==> flow/design.v <==
module encode_fsm(input logic [247:0] data, input logic clk_out, reset, start, output logic [61:0] coded_kmer, output logic coded_ready);
    always_ff @(posedge clk_out) begin
        if(reset==0) begin
            coded_ready<=0;
        end
        else if(start) begin  
            coded_kmer[ 0 ]<=data[ 1 ]^data[ 2 ];
            coded_kmer[ 2 ]<=data[ 9 ]^data[ 10 ];
            coded_kmer[ 4 ]<=data[ 17 ]^data[ 18 ];
            coded_kmer[ 6 ]<=data[ 25 ]^data[ 26 ];
            coded_kmer[ 8 ]<=data[ 33 ]^data[ 34 ];
            coded_kmer[ 10 ]<=data[ 41 ]^data[ 42 ];
            coded_kmer[ 12 ]<=data[ 49 ]^data[ 50 ];
            coded_kmer[ 14 ]<=data[ 57 ]^data[ 58 ];
            coded_kmer[ 16 ]<=data[ 65 ]^data[ 66 ];
            coded_kmer[ 18 ]<=data[ 73 ]^data[ 74 ];
            coded_kmer[ 20 ]<=data[ 81 ]^data[ 82 ];
            coded_kmer[ 22 ]<=data[ 89 ]^data[ 90 ];
            coded_kmer[ 24 ]<=data[ 97 ]^data[ 98 ];
            coded_kmer[ 26 ]<=data[ 105 ]^data[ 106 ];
            coded_kmer[ 28 ]<=data[ 113 ]^data[ 114 ];
            coded_kmer[ 30 ]<=data[ 121 ]^data[ 122 ];
            coded_kmer[ 32 ]<=data[ 129 ]^data[ 130 ];
            coded_kmer[ 34 ]<=data[ 137 ]^data[ 138 ];
            coded_kmer[ 36 ]<=data[ 145 ]^data[ 146 ];
            coded_kmer[ 38 ]<=data[ 153 ]^data[ 154 ];
            coded_kmer[ 40 ]<=data[ 161 ]^data[ 162 ];
            coded_kmer[ 42 ]<=data[ 169 ]^data[ 170 ];
            coded_kmer[ 44 ]<=data[ 177 ]^data[ 178 ];
            coded_kmer[ 46 ]<=data[ 185 ]^data[ 186 ];
            coded_kmer[ 48 ]<=data[ 193 ]^data[ 194 ];
            coded_kmer[ 50 ]<=data[ 201 ]^data[ 202 ];
            coded_kmer[ 52 ]<=data[ 209 ]^data[ 210 ];
            coded_kmer[ 54 ]<=data[ 217 ]^data[ 218 ];
            coded_kmer[ 56 ]<=data[ 225 ]^data[ 226 ];
            coded_kmer[ 58 ]<=data[ 233 ]^data[ 234 ];
            coded_kmer[ 60 ]<=data[ 241 ]^data[ 242 ];
            coded_kmer[ 1 ]<=data[ 2 ];
            coded_kmer[ 3 ]<=data[ 10 ];
            coded_kmer[ 5 ]<=data[ 18 ];
            coded_kmer[ 7 ]<=data[ 26 ];
            coded_kmer[ 9 ]<=data[ 34 ];
            coded_kmer[ 11 ]<=data[ 42 ];
            coded_kmer[ 13 ]<=data[ 50 ];
            coded_kmer[ 15 ]<=data[ 58 ];
            coded_kmer[ 17 ]<=data[ 66 ];
            coded_kmer[ 19 ]<=data[ 74 ];
            coded_kmer[ 21 ]<=data[ 82 ];
            coded_kmer[ 23 ]<=data[ 90 ];
            coded_kmer[ 25 ]<=data[ 98 ];
            coded_kmer[ 27 ]<=data[ 106 ];
            coded_kmer[ 29 ]<=data[ 114 ];
            coded_kmer[ 31 ]<=data[ 122 ];
            coded_kmer[ 33 ]<=data[ 130 ];
            coded_kmer[ 35 ]<=data[ 138 ];
            coded_kmer[ 37 ]<=data[ 146 ];
            coded_kmer[ 39 ]<=data[ 154 ];
            coded_kmer[ 41 ]<=data[ 162 ];
            coded_kmer[ 43 ]<=data[ 170 ];
            coded_kmer[ 45 ]<=data[ 178 ];
            coded_kmer[ 47 ]<=data[ 186 ];
            coded_kmer[ 49 ]<=data[ 194 ];
            coded_kmer[ 51 ]<=data[ 202 ];
            coded_kmer[ 53 ]<=data[ 210 ];
            coded_kmer[ 55 ]<=data[ 218 ];
            coded_kmer[ 57 ]<=data[ 226 ];
            coded_kmer[ 59 ]<=data[ 234 ];
            coded_kmer[ 61 ]<=data[ 242 ];
            coded_ready<=1;
        end
        else if(coded_ready) begin  
            coded_ready<=0;      
        end
    end
endmodule
module canonic_fsm(input logic clk_out, reset, coded_ready, input logic [61:0]coded_kmer, 
					  output logic [61:0]k_canon, output logic canon_ready);  
	logic [61:0]k;    
	logic state;  
	always_ff @(posedge clk_out) begin
		if(reset==0) begin
			state<=0;
		end
		else if(coded_ready) begin
			state<=1;
		end
		else if(canon_ready) begin
			state<=0;	
		end	
	end
    always_comb begin
        begin
			k[ 1 : 0 ]=~coded_kmer[ 61 : 60 ];
			k[ 3 : 2 ]=~coded_kmer[ 59 : 58 ];
			k[ 5 : 4 ]=~coded_kmer[ 57 : 56 ];
			k[ 7 : 6 ]=~coded_kmer[ 55 : 54 ];
			k[ 9 : 8 ]=~coded_kmer[ 53 : 52 ];
			k[ 11 : 10 ]=~coded_kmer[ 51 : 50 ];
			k[ 13 : 12 ]=~coded_kmer[ 49 : 48 ];
			k[ 15 : 14 ]=~coded_kmer[ 47 : 46 ];
			k[ 17 : 16 ]=~coded_kmer[ 45 : 44 ];
			k[ 19 : 18 ]=~coded_kmer[ 43 : 42 ];
			k[ 21 : 20 ]=~coded_kmer[ 41 : 40 ];
			k[ 23 : 22 ]=~coded_kmer[ 39 : 38 ];
			k[ 25 : 24 ]=~coded_kmer[ 37 : 36 ];
			k[ 27 : 26 ]=~coded_kmer[ 35 : 34 ];
			k[ 29 : 28 ]=~coded_kmer[ 33 : 32 ];
			k[ 31 : 30 ]=~coded_kmer[ 31 : 30 ];
			k[ 33 : 32 ]=~coded_kmer[ 29 : 28 ];
			k[ 35 : 34 ]=~coded_kmer[ 27 : 26 ];
			k[ 37 : 36 ]=~coded_kmer[ 25 : 24 ];
			k[ 39 : 38 ]=~coded_kmer[ 23 : 22 ];
			k[ 41 : 40 ]=~coded_kmer[ 21 : 20 ];
			k[ 43 : 42 ]=~coded_kmer[ 19 : 18 ];
			k[ 45 : 44 ]=~coded_kmer[ 17 : 16 ];
			k[ 47 : 46 ]=~coded_kmer[ 15 : 14 ];
			k[ 49 : 48 ]=~coded_kmer[ 13 : 12 ];
			k[ 51 : 50 ]=~coded_kmer[ 11 : 10 ];
			k[ 53 : 52 ]=~coded_kmer[ 9 : 8 ];
			k[ 55 : 54 ]=~coded_kmer[ 7 : 6 ];
			k[ 57 : 56 ]=~coded_kmer[ 5 : 4 ];
			k[ 59 : 58 ]=~coded_kmer[ 3 : 2 ];
			k[ 61 : 60 ]=~coded_kmer[ 1 : 0 ];
			if(k<coded_kmer) begin
				k_canon=k;
			end
			else begin
				k_canon=coded_kmer;  
			end
		end
		canon_ready=state;
    end                                                     
endmodule
module k_canon_to_hash_result_velocidad_3pasos(input logic clk_out, reset, canon_ready, input logic [61:0]k_canon,  
							  output logic [63:0] hash_result, output logic hash_ready);
    logic [63:0] k0, k1, k2, k3, k4, k5, k6;
	logic [8:0] state, nextstate;  
	logic [31:0] x0, x1, x2, x3, x4, x5,x6, x7, x8, x9, 
	             x0_, x1_, x2_, x3_, x4_, x5_,x6_, x7_, x8_, x9_;
	logic [18:0] y0, y1, y2, w0, w1, w2, n0, 
				 y0_, y1_, y2_, w0_, w1_, w2_, n0_;
	always_ff @(posedge clk_out) begin
		if(reset==0) begin
			state<=0;
			hash_ready<=0;
		end
		else if(canon_ready) begin
			state<=1;
		end  
		else if(state==0) begin
			hash_ready<=0;  
		end	 
		else if(state==1) begin
			state<=2;
		end  
		else if(state==2) begin
			state<=3;
		end  
		else if(state==3) begin
			state<=4;
		end  
		else if(state==4) begin
			state<=5;
		end  
		else if(state==5) begin
			state<=6;
		end  
		else if(state==6) begin
			state<=7;
		end  
		else if(state==7) begin
			state<=8;		
		end  
		else if(state==8) begin
			state<=9;
		end  
		else if(state==9) begin
			state<=10;
		end  
		else if(state==10) begin
			state<=11;
		end  
		else if(state==11) begin
			state<=12;
		end  
		else if(state==12) begin
			state<=13;
		end  
		else if(state==13) begin
			state<=14;
		end  
		else if(state==14) begin
			state<=0;
			hash_ready<=1;
		end  
	end  
	always_ff @(posedge clk_out) begin
	case(state)
		1: k0 <= k_canon>>33;
		2: k1 <= k0^k_canon;
		3: begin
			x0<=k1[15:0]*'b1000110011001101;
			x1<=k1[31:16]*'b1000110011001101;
			x2<=k1[15:0]*'b1110110101010101;
			x3<=k1[15:0]*'b1010111111010111;
			x4<=k1[31:16]*'b1110110101010101;
			x5<=k1[47:32]*'b1000110011001101;
			x6<=k1[15:0]*'b1111111101010001;
			x7<=k1[31:16]*'b1010111111010111;
			x8<=k1[47:32]*'b1110110101010101;
			x9<=k1[63:48]*'b1000110011001101;
		end
		4: begin
			y0<= x3[31:16]  + x4[31:16]  + x5[31:16];
			y1<= x6[15:0] + x7[15:0] + x8[15:0];
			w0<= x1[31:16] + x2[31:16] + x3[15:0];
			w1<= x4[15:0] + x5[15:0];
			n0<= x0[31:16] + x2[15:0] + x1[15:0];
			k2[15:0]<= x0[15:0];
		end
		5: begin
			y2<= y0 + y1 + x9[15:0];
			w2<= w0 + w1 + n0[17:16];
			k2[31:16]<=n0;
		end
		6: begin
			k2[63:48]<= y2 + w2[18:16];
			k2[47:32]<= w2;		
		end
		7: k3 <= k2>>33;
		8: k4 <= k3^k2;
		9: begin
			x0_<=k4[15:0]*'b1110110001010011;
			x1_<=k4[31:16]*'b1110110001010011;
			x2_<=k4[15:0]*'b0001101010000101;
			x3_<=k4[15:0]*'b1011100111111110;
			x4_<=k4[31:16]*'b0001101010000101;
			x5_<=k4[47:32]*'b1110110001010011;
			x6_<=k4[15:0]*'b1100010011001110;
			x7_<=k4[31:16]*'b1011100111111110;
			x8_<=k4[47:32]*'b0001101010000101;
			x9_<=k4[63:48]*'b1110110001010011;
		end
		10: begin
            y0_<= x3_[31:16]  + x4_[31:16]  + x5_[31:16];
			y1_<= x6_[15:0] + x7_[15:0] + x8_[15:0];
			w0_<= x1_[31:16] + x2_[31:16] + x3_[15:0];
			w1_<= x4_[15:0] + x5_[15:0];
			n0_<= x0_[31:16] + x2_[15:0] + x1_[15:0];
			k5[15:0]<= x0_[15:0];
		end
		11: begin
			y2_<= y0_ + y1_ + x9_[15:0];
			w2_<= w0_ + w1_ + n0_[17:16];
			k5[31:16]<=n0_;
        end
		12: begin
			k5[63:48]<= y2_ + w2_[18:16];
			k5[47:32]<= w2_;
		end
		13: k6 <= k5>>33;
		14: hash_result <= k6^k5;
	endcase
	end
endmodule: k_canon_to_hash_result_velocidad_3pasos
module ldz_position(input logic reset, clk_out, hash_ready, input logic [63:0]hash_result, input logic start,  
output logic [5:0]ldz, output logic ldz_ready, output logic [31:0] sum_ldz);
	logic state;  
	logic [63:0]Ms;
    logic [31:0] bits32;
    logic [15:0] bits16;
    logic [8:0] bits8;
    logic [3:0] bits4;
    logic [1:0] bits2; 
    logic bits[31:0];
	always_ff @(posedge clk_out) begin
	    if(reset==0) begin
            ldz_ready<= 0;
            sum_ldz<=0;
            state<=0;
        end
        else begin
		if(hash_ready) begin
			state<=1;
		end
		else begin
			state<=0;	
		end	
        if(state) begin
            ldz_ready<=1;
            sum_ldz<=sum_ldz+ldz;
        end
        else begin
            ldz_ready<=0;
        end
        end
	end 
    always_comb begin
        begin
			Ms[13:0]=14'b10000000000000;
			Ms[63:14]=hash_result[63:14];
			ldz[5]=(Ms[63:32]==0);  
			if(ldz[5])
				bits32= Ms[31:0];
			else
				bits32[31:0]= Ms[63:32];  
			ldz[4]= (bits32[31:16]==0);  
			 if(ldz[4])
				bits16=bits32[15:0]; 
			 else             
				bits16=bits32[31:16];  
			 ldz[3]=(bits16[15:8]==0);  
			 if(ldz[3])
				bits8=bits16[7:0];
			 else
				bits8=bits16[15:8];
			 ldz[2]=(bits8[7:4]==0);
			 if(ldz[2])
				bits4=bits8[3:0];  
			 else
				bits4=bits8[7:4];
			 ldz[1]=(bits4[3:2]==0); 
			 if(ldz[1])
				bits2=bits4[1:0];            
			 else
				bits2=bits4[3:2];			 
			 ldz[0]=(bits2[1]==0); 
		end
    end
endmodule: ldz_position
module kmer_hash_top(
    input  logic        clk_out,
    input  logic        reset,         
    input  logic        in_valid,
    input  logic [7:0]  in_char,
    output logic        in_ready,
    output logic        out_valid,
    output logic [63:0] out_hash,
    output logic [5:0]  out_ldz,
    output logic [31:0] out_sum
);
    logic [247:0] data;
    logic [4:0]   count;
    logic         busy;
    logic         start;
    logic [61:0]  coded_kmer;  logic coded_ready;
    logic [61:0]  k_canon;     logic canon_ready;
    logic [63:0]  hash_result; logic hash_ready;
    logic [5:0]   ldz;         logic ldz_ready;
    logic [31:0]  sum_ldz;
    assign in_ready = ~busy;
    always_ff @(posedge clk_out) begin
        if(reset==0) begin
            data<=0;
            count<=0;
            busy<=0;
            start<=0;
        end
        else begin
            start<=0;
            if(in_valid && !busy) begin
                if(in_char==8'b0) begin
                    data<=0;
                    count<=0;
                end
                else begin
                    data[247:8]<=data[239:0];
                    data[7:0]<=in_char;
                    if(count>=30) begin
                        count<=31;
                        start<=1;
                        busy<=1;
                    end
                    else begin
                        count<=count+1;
                    end
                end
            end
            else if(hash_ready) begin
                busy<=0;
            end
        end
    end
    encode_fsm f1(.data(data), .clk_out(clk_out), .reset(reset), .start(start),
                  .coded_kmer(coded_kmer), .coded_ready(coded_ready));
    canonic_fsm f2(.clk_out(clk_out), .reset(reset), .coded_ready(coded_ready),
                   .coded_kmer(coded_kmer), .k_canon(k_canon), .canon_ready(canon_ready));
    k_canon_to_hash_result_velocidad_3pasos f3(.clk_out(clk_out), .reset(reset),
                   .canon_ready(canon_ready), .k_canon(k_canon),
                   .hash_result(hash_result), .hash_ready(hash_ready));
    ldz_position f4(.reset(reset), .clk_out(clk_out), .hash_ready(hash_ready),
                    .hash_result(hash_result), .start(start),
                    .ldz(ldz), .ldz_ready(ldz_ready), .sum_ldz(sum_ldz));
    assign out_valid = ldz_ready;
    assign out_hash  = hash_result;
    assign out_ldz   = ldz;
    assign out_sum   = sum_ldz;
endmodule
* Step by step through the tools: kmer_hash_top
What the tools print for kmer_hash_top, step after step. Lines are those of the file above, counted from 1. Operators: Yosys type, input widths -> output width; for muxes data width and select width s. Library cell names are shortened. A cell with -- has no value.
Inputs: design top kmer_hash_top, clock input clk_out, library sky130hd, timing corner tt_025C_1v80

* Elaborated design
Counts by Yosys on the flattened word-level netlist (proc, flatten, opt, wreduce; memories kept). Register bits leave out memories and registers merged into their read ports (data or address). Print and check cells are left out. Cells with the same type and inputs are merged into one.
Cells by class: equal/unequal tests 30, mux-type cells 50, multipliers 20, reductions and logical operators 20, $add $sub $neg 30, order comparisons 2, bitwise gates (word level) 71
Operators with widths (count):
- $mul 16x16->32 const B | 9
- $mul 16x13->29 const B | 2
- $mul 16x16->16 const B | 2
- $mul 16x15->15 const B | 2
- $mul 16x15->31 const B | 1
- $mul 16x14->16 const B | 2
- $mux 235 | 1
- $mul 16x13->16 const B | 1
- $add 16x16->16 | 12
- $mul 16x9->16 const B | 1
- $xor 31x64->64 | 2
- $mux 9 | 14
- $add 16x16->17 | 6
- $eq 9x4->1 const B | 7
- $not 2->2 | 31
- $xor 29x62->62 | 1
- $lt 62x62->1 | 1
- $mux 62 | 1
- $add 19x16->19 | 2
- $add 19x19->19 | 2
- $add 19x2->19 | 2
- $add 17x16->18 | 2
- $eq 9x3->1 const B | 4
- $add 16x3->16 | 2
- $add 32x6->32 | 1
- $logic_not 32->1 | 1
- $mux 32 | 1
- $xor 1x1->1 | 31
Other operator kinds: 28; their cells: 79.
Bit counts: output and inout bits 104, cells after elaboration 346, bits in registers 1524

* Longest topological paths
Depth = most cells in a row (Yosys ltp): at word level without a register or memory, in the mapped netlist without a sequential cell, where the memories' decode and read muxes count.
Depth: depth in word-level cells 17, ABC_AREA 0, depth in mapped cells 24, mapped depth without buffers 23

* Netlist
The flow's flattened synthesis, as Yosys stat reports it; memories are mapped. The netlist is that of the ABC_AREA named above (0 if unset); the other value can give another one. The area totals of this step are shown rounded.
Cells by type (count):
- edfxtp_1 | 1191
- fa_1 | 1314
- ha_1 | 2072
- inv_1 | 2427
- xnor2_1 | 597
- dfxtp_1 | 121
- a21oi_1 | 443
- xor2_1 | 251
- o21ai_0 | 285
- nor2_1 | 371
- nand2_1 | 311
- a21o_1 | 147
- nand3_1 | 171
- nor3_1 | 154
- o21bai_1 | 82
- o21a_1 | 75
- a211oi_1 | 57
- mux2i_1 | 40
Not listed: further types 63, cells in them 762.
Synthesis totals: flip-flop cells 1312, sequential part of the area 38000 um2, mapped cells 10871, chip area (Yosys) 120000 um2
By module: a second synthesis without flattening, with its own total; a netlist apart from the flattened one above.
Second synthesis, totals: cell total of the unflattened synthesis 11741, area total of the unflattened synthesis 130000 um2
Rows give one instance, submodules left out.
Modules:
- k_canon_to_hash_result_velocidad_3pasos | cells 9986, times used 1, area 120000 um2, seq. area 34000 um2
- kmer_hash_top | cells 1172, times used 1, area 11000 um2, seq. area 5100 um2
- ldz_position | cells 279, times used 1, area 2400 um2, seq. area 680 um2
- encode_fsm | cells 96, times used 1, area 2200 um2, seq. area 1900 um2
- canonic_fsm | cells 208, times used 1, area 1700 um2, seq. area 20 um2

* Timing after synthesis
OpenSTA on the mapped netlist: ideal clock, no wires. The path of least setup slack (recovery checks aside). Input and output delay are each 20% of the period. Register names are those of the netlist, which keeps one name where synthesis merged equal registers.
Path post-synthesis: kind register to register, from register f3.k1[5], to register f3.x3[31], delay of the path 6.474 ns, period 7.5 ns, data arrival time 6.197 ns, setup time 0.277 ns, time at the first pin 0.000 ns, stages on the path 24, setup slack 1.025 ns, synthesis period reached 6.475 ns
"delay of the path" is the arrival time less input delay plus setup time. "stages on the path" counts driving pins, that of a launching flip-flop among them; a cell with two outputs on the path counts twice. "synthesis period reached" = period - worst setup slack (recovery checks aside). The figure is calculated, with input and output delays left at 20% of the set period. Between the ends stands the longest chain of elaborated cells between them, by number of cells; it is not shown to be the way that was timed. Of several equally long chains one is given. A line is the first line of the expression or statement that the cell stems from. Yosys adds cells for indexed reads and writes and turns some case tables into memories.
Between the ends, post-synthesis: cells stage by stage edfxtp_1 inv_1 ha_1 fa_1 inv_1 fa_1 inv_1 fa_1 inv_1 fa_1 inv_1 fa_1 inv_1 ha_1 or3_1 or3_1 nor3_1 o31ai_1 a31oi_1 a21o_1 o31a_1 o21ai_1 o311ai_0 o211ai_1, cells in the longest elaborated chain 1, elaborated cells between the ends (all ways) 1, those cells by class 1 x mul
Ends and longest elaborated chain, post-synthesis:
- start, declared | RTL line 136 | logic [63:0] k0, k1, k2, k3, k4, k5, k6;
- start, assigned | RTL line 200 | 2: k1 <= k0^k_canon;
- $mul 16x16->32 | RTL line 205 | x3<=k1[15:0]*'b1010111111010111;
- end, assigned | RTL line 205
- end, declared | RTL line 138 | logic [31:0] x0, x1, x2, x3, x4, x5,x6, x7, x8, x9,

* Path in the finished layout
From the final timing report of record 3: the path of least setup slack in the routed layout; clock arrival at registers is part of the times.
Path after layout: kind register to register, from register f3.k1[2], to register f3.x2[30], period 6.16 ns, stages on the path 23, setup time 0.25 ns, data arrival time 6.70 ns, setup slack 0.01 ns, time at the first pin 0.79 ns
Between the ends stands the longest chain of elaborated cells between them, by number of cells; it is not shown to be the way that was timed. Of several equally long chains one is given.
Between the ends, after layout: cells stage by stage edfxtp_1 fa_1 inv_2 fa_1 inv_1 fa_1 inv_2 fa_1 fa_1 inv_1 fa_1 ha_4 a21oi_4 o21ai_4 nor3_2 a211o_1 a31oi_2 a211o_1 o41ai_2 buf_4 o21bai_1 a21oi_1 xnor2_1, cells in the longest elaborated chain 1, elaborated cells between the ends (all ways) 1, those cells by class 1 x mul
Ends and longest elaborated chain, after layout:
- start, declared | RTL line 136 | logic [63:0] k0, k1, k2, k3, k4, k5, k6;
- start, assigned | RTL line 200 | 2: k1 <= k0^k_canon;
- $mul 16x16->32 | RTL line 204 | x2<=k1[15:0]*'b1110110101010101;
- end, assigned | RTL line 204
- end, declared | RTL line 138 | logic [31:0] x0, x1, x2, x3, x4, x5,x6, x7, x8, x9,

Add stored flow runs of kmer_hash_top

Design kmer_hash_top on sky130hd. What follows are 4 stored runs of the flow, each under its own settings; their order means nothing. The constraints put input and output delay at 20% of the set period each and load the outputs with 0.01 pF.
"period achieved" means the clock period less the worst setup slack. The figure is calculated, with input and output delays left at 20% of the set period.
"worst setup path time" is the time allowed to the run's worst setup path (the clock period less input and output delay, where it has them) less its slack. Clock arrival times count: a late capture clock shortens it, a late launch clock lengthens it.
"power consumption" is the tool's figure for a default switching activity; nothing was simulated.
The results are shown rounded.

* Record 1 | settings: CELL_PAD_IN_SITES_DETAIL_PLACEMENT 2; CELL_PAD_IN_SITES_GLOBAL_PLACEMENT 2; CORE_MARGIN 4; CORE_UTILIZATION 71; GPL_ROUTABILITY_DRIVEN 1; MIN_ROUTING_LAYER met2; TNS_END_PERCENT 50; period_ns 7.5; CAP_MARGIN 20; SLEW_MARGIN 20 | no final report: placement broke off with GPL-0301
* Record 2 | settings: CELL_PAD_IN_SITES_DETAIL_PLACEMENT 0; CELL_PAD_IN_SITES_GLOBAL_PLACEMENT 2; CORE_MARGIN 4; CORE_UTILIZATION 72; GPL_ROUTABILITY_DRIVEN 1; HOLD_SLACK_MARGIN 0.09; MIN_ROUTING_LAYER met2; PLACE_DENSITY 0.53; TNS_END_PERCENT 15; period_ns 12.7; CAP_MARGIN 20; SLEW_MARGIN 20 | no final report: placement broke off with GPL-0301
* Record 3 | settings: ABC_AREA 0; CAP_MARGIN 35; CELL_PAD_IN_SITES_DETAIL_PLACEMENT 0; CORE_MARGIN 9; CORE_UTILIZATION 56; CTS_CLUSTER_SIZE 55; MIN_ROUTING_LAYER met1; PLACE_DENSITY_LB_ADDON 0.2; SLEW_MARGIN 40; TNS_END_PERCENT 60; period_ns 6.16 | results: area of the synthesized netlist 120000 um2; area of the die 240000 um2; standard-cell area after routing 140000 um2; utilization 63%; worst setup slack after layout 0.008 ns; total negative setup slack 0.000 ns; post-route worst hold slack 0.37 ns; power consumption 19000 µW; period achieved 6.152 ns; worst setup path time 6.15 ns; critical path type register to register
* Record 4 | settings: CELL_PAD_IN_SITES_DETAIL_PLACEMENT 2; CORE_MARGIN 4; CORE_UTILIZATION 71; GPL_ROUTABILITY_DRIVEN 0; MIN_ROUTING_LAYER met2; PLACE_DENSITY_LB_ADDON 0.22; TNS_END_PERCENT 50; period_ns 7.5; CAP_MARGIN 20; SLEW_MARGIN 20 | no final report: placement broke off with a tool error
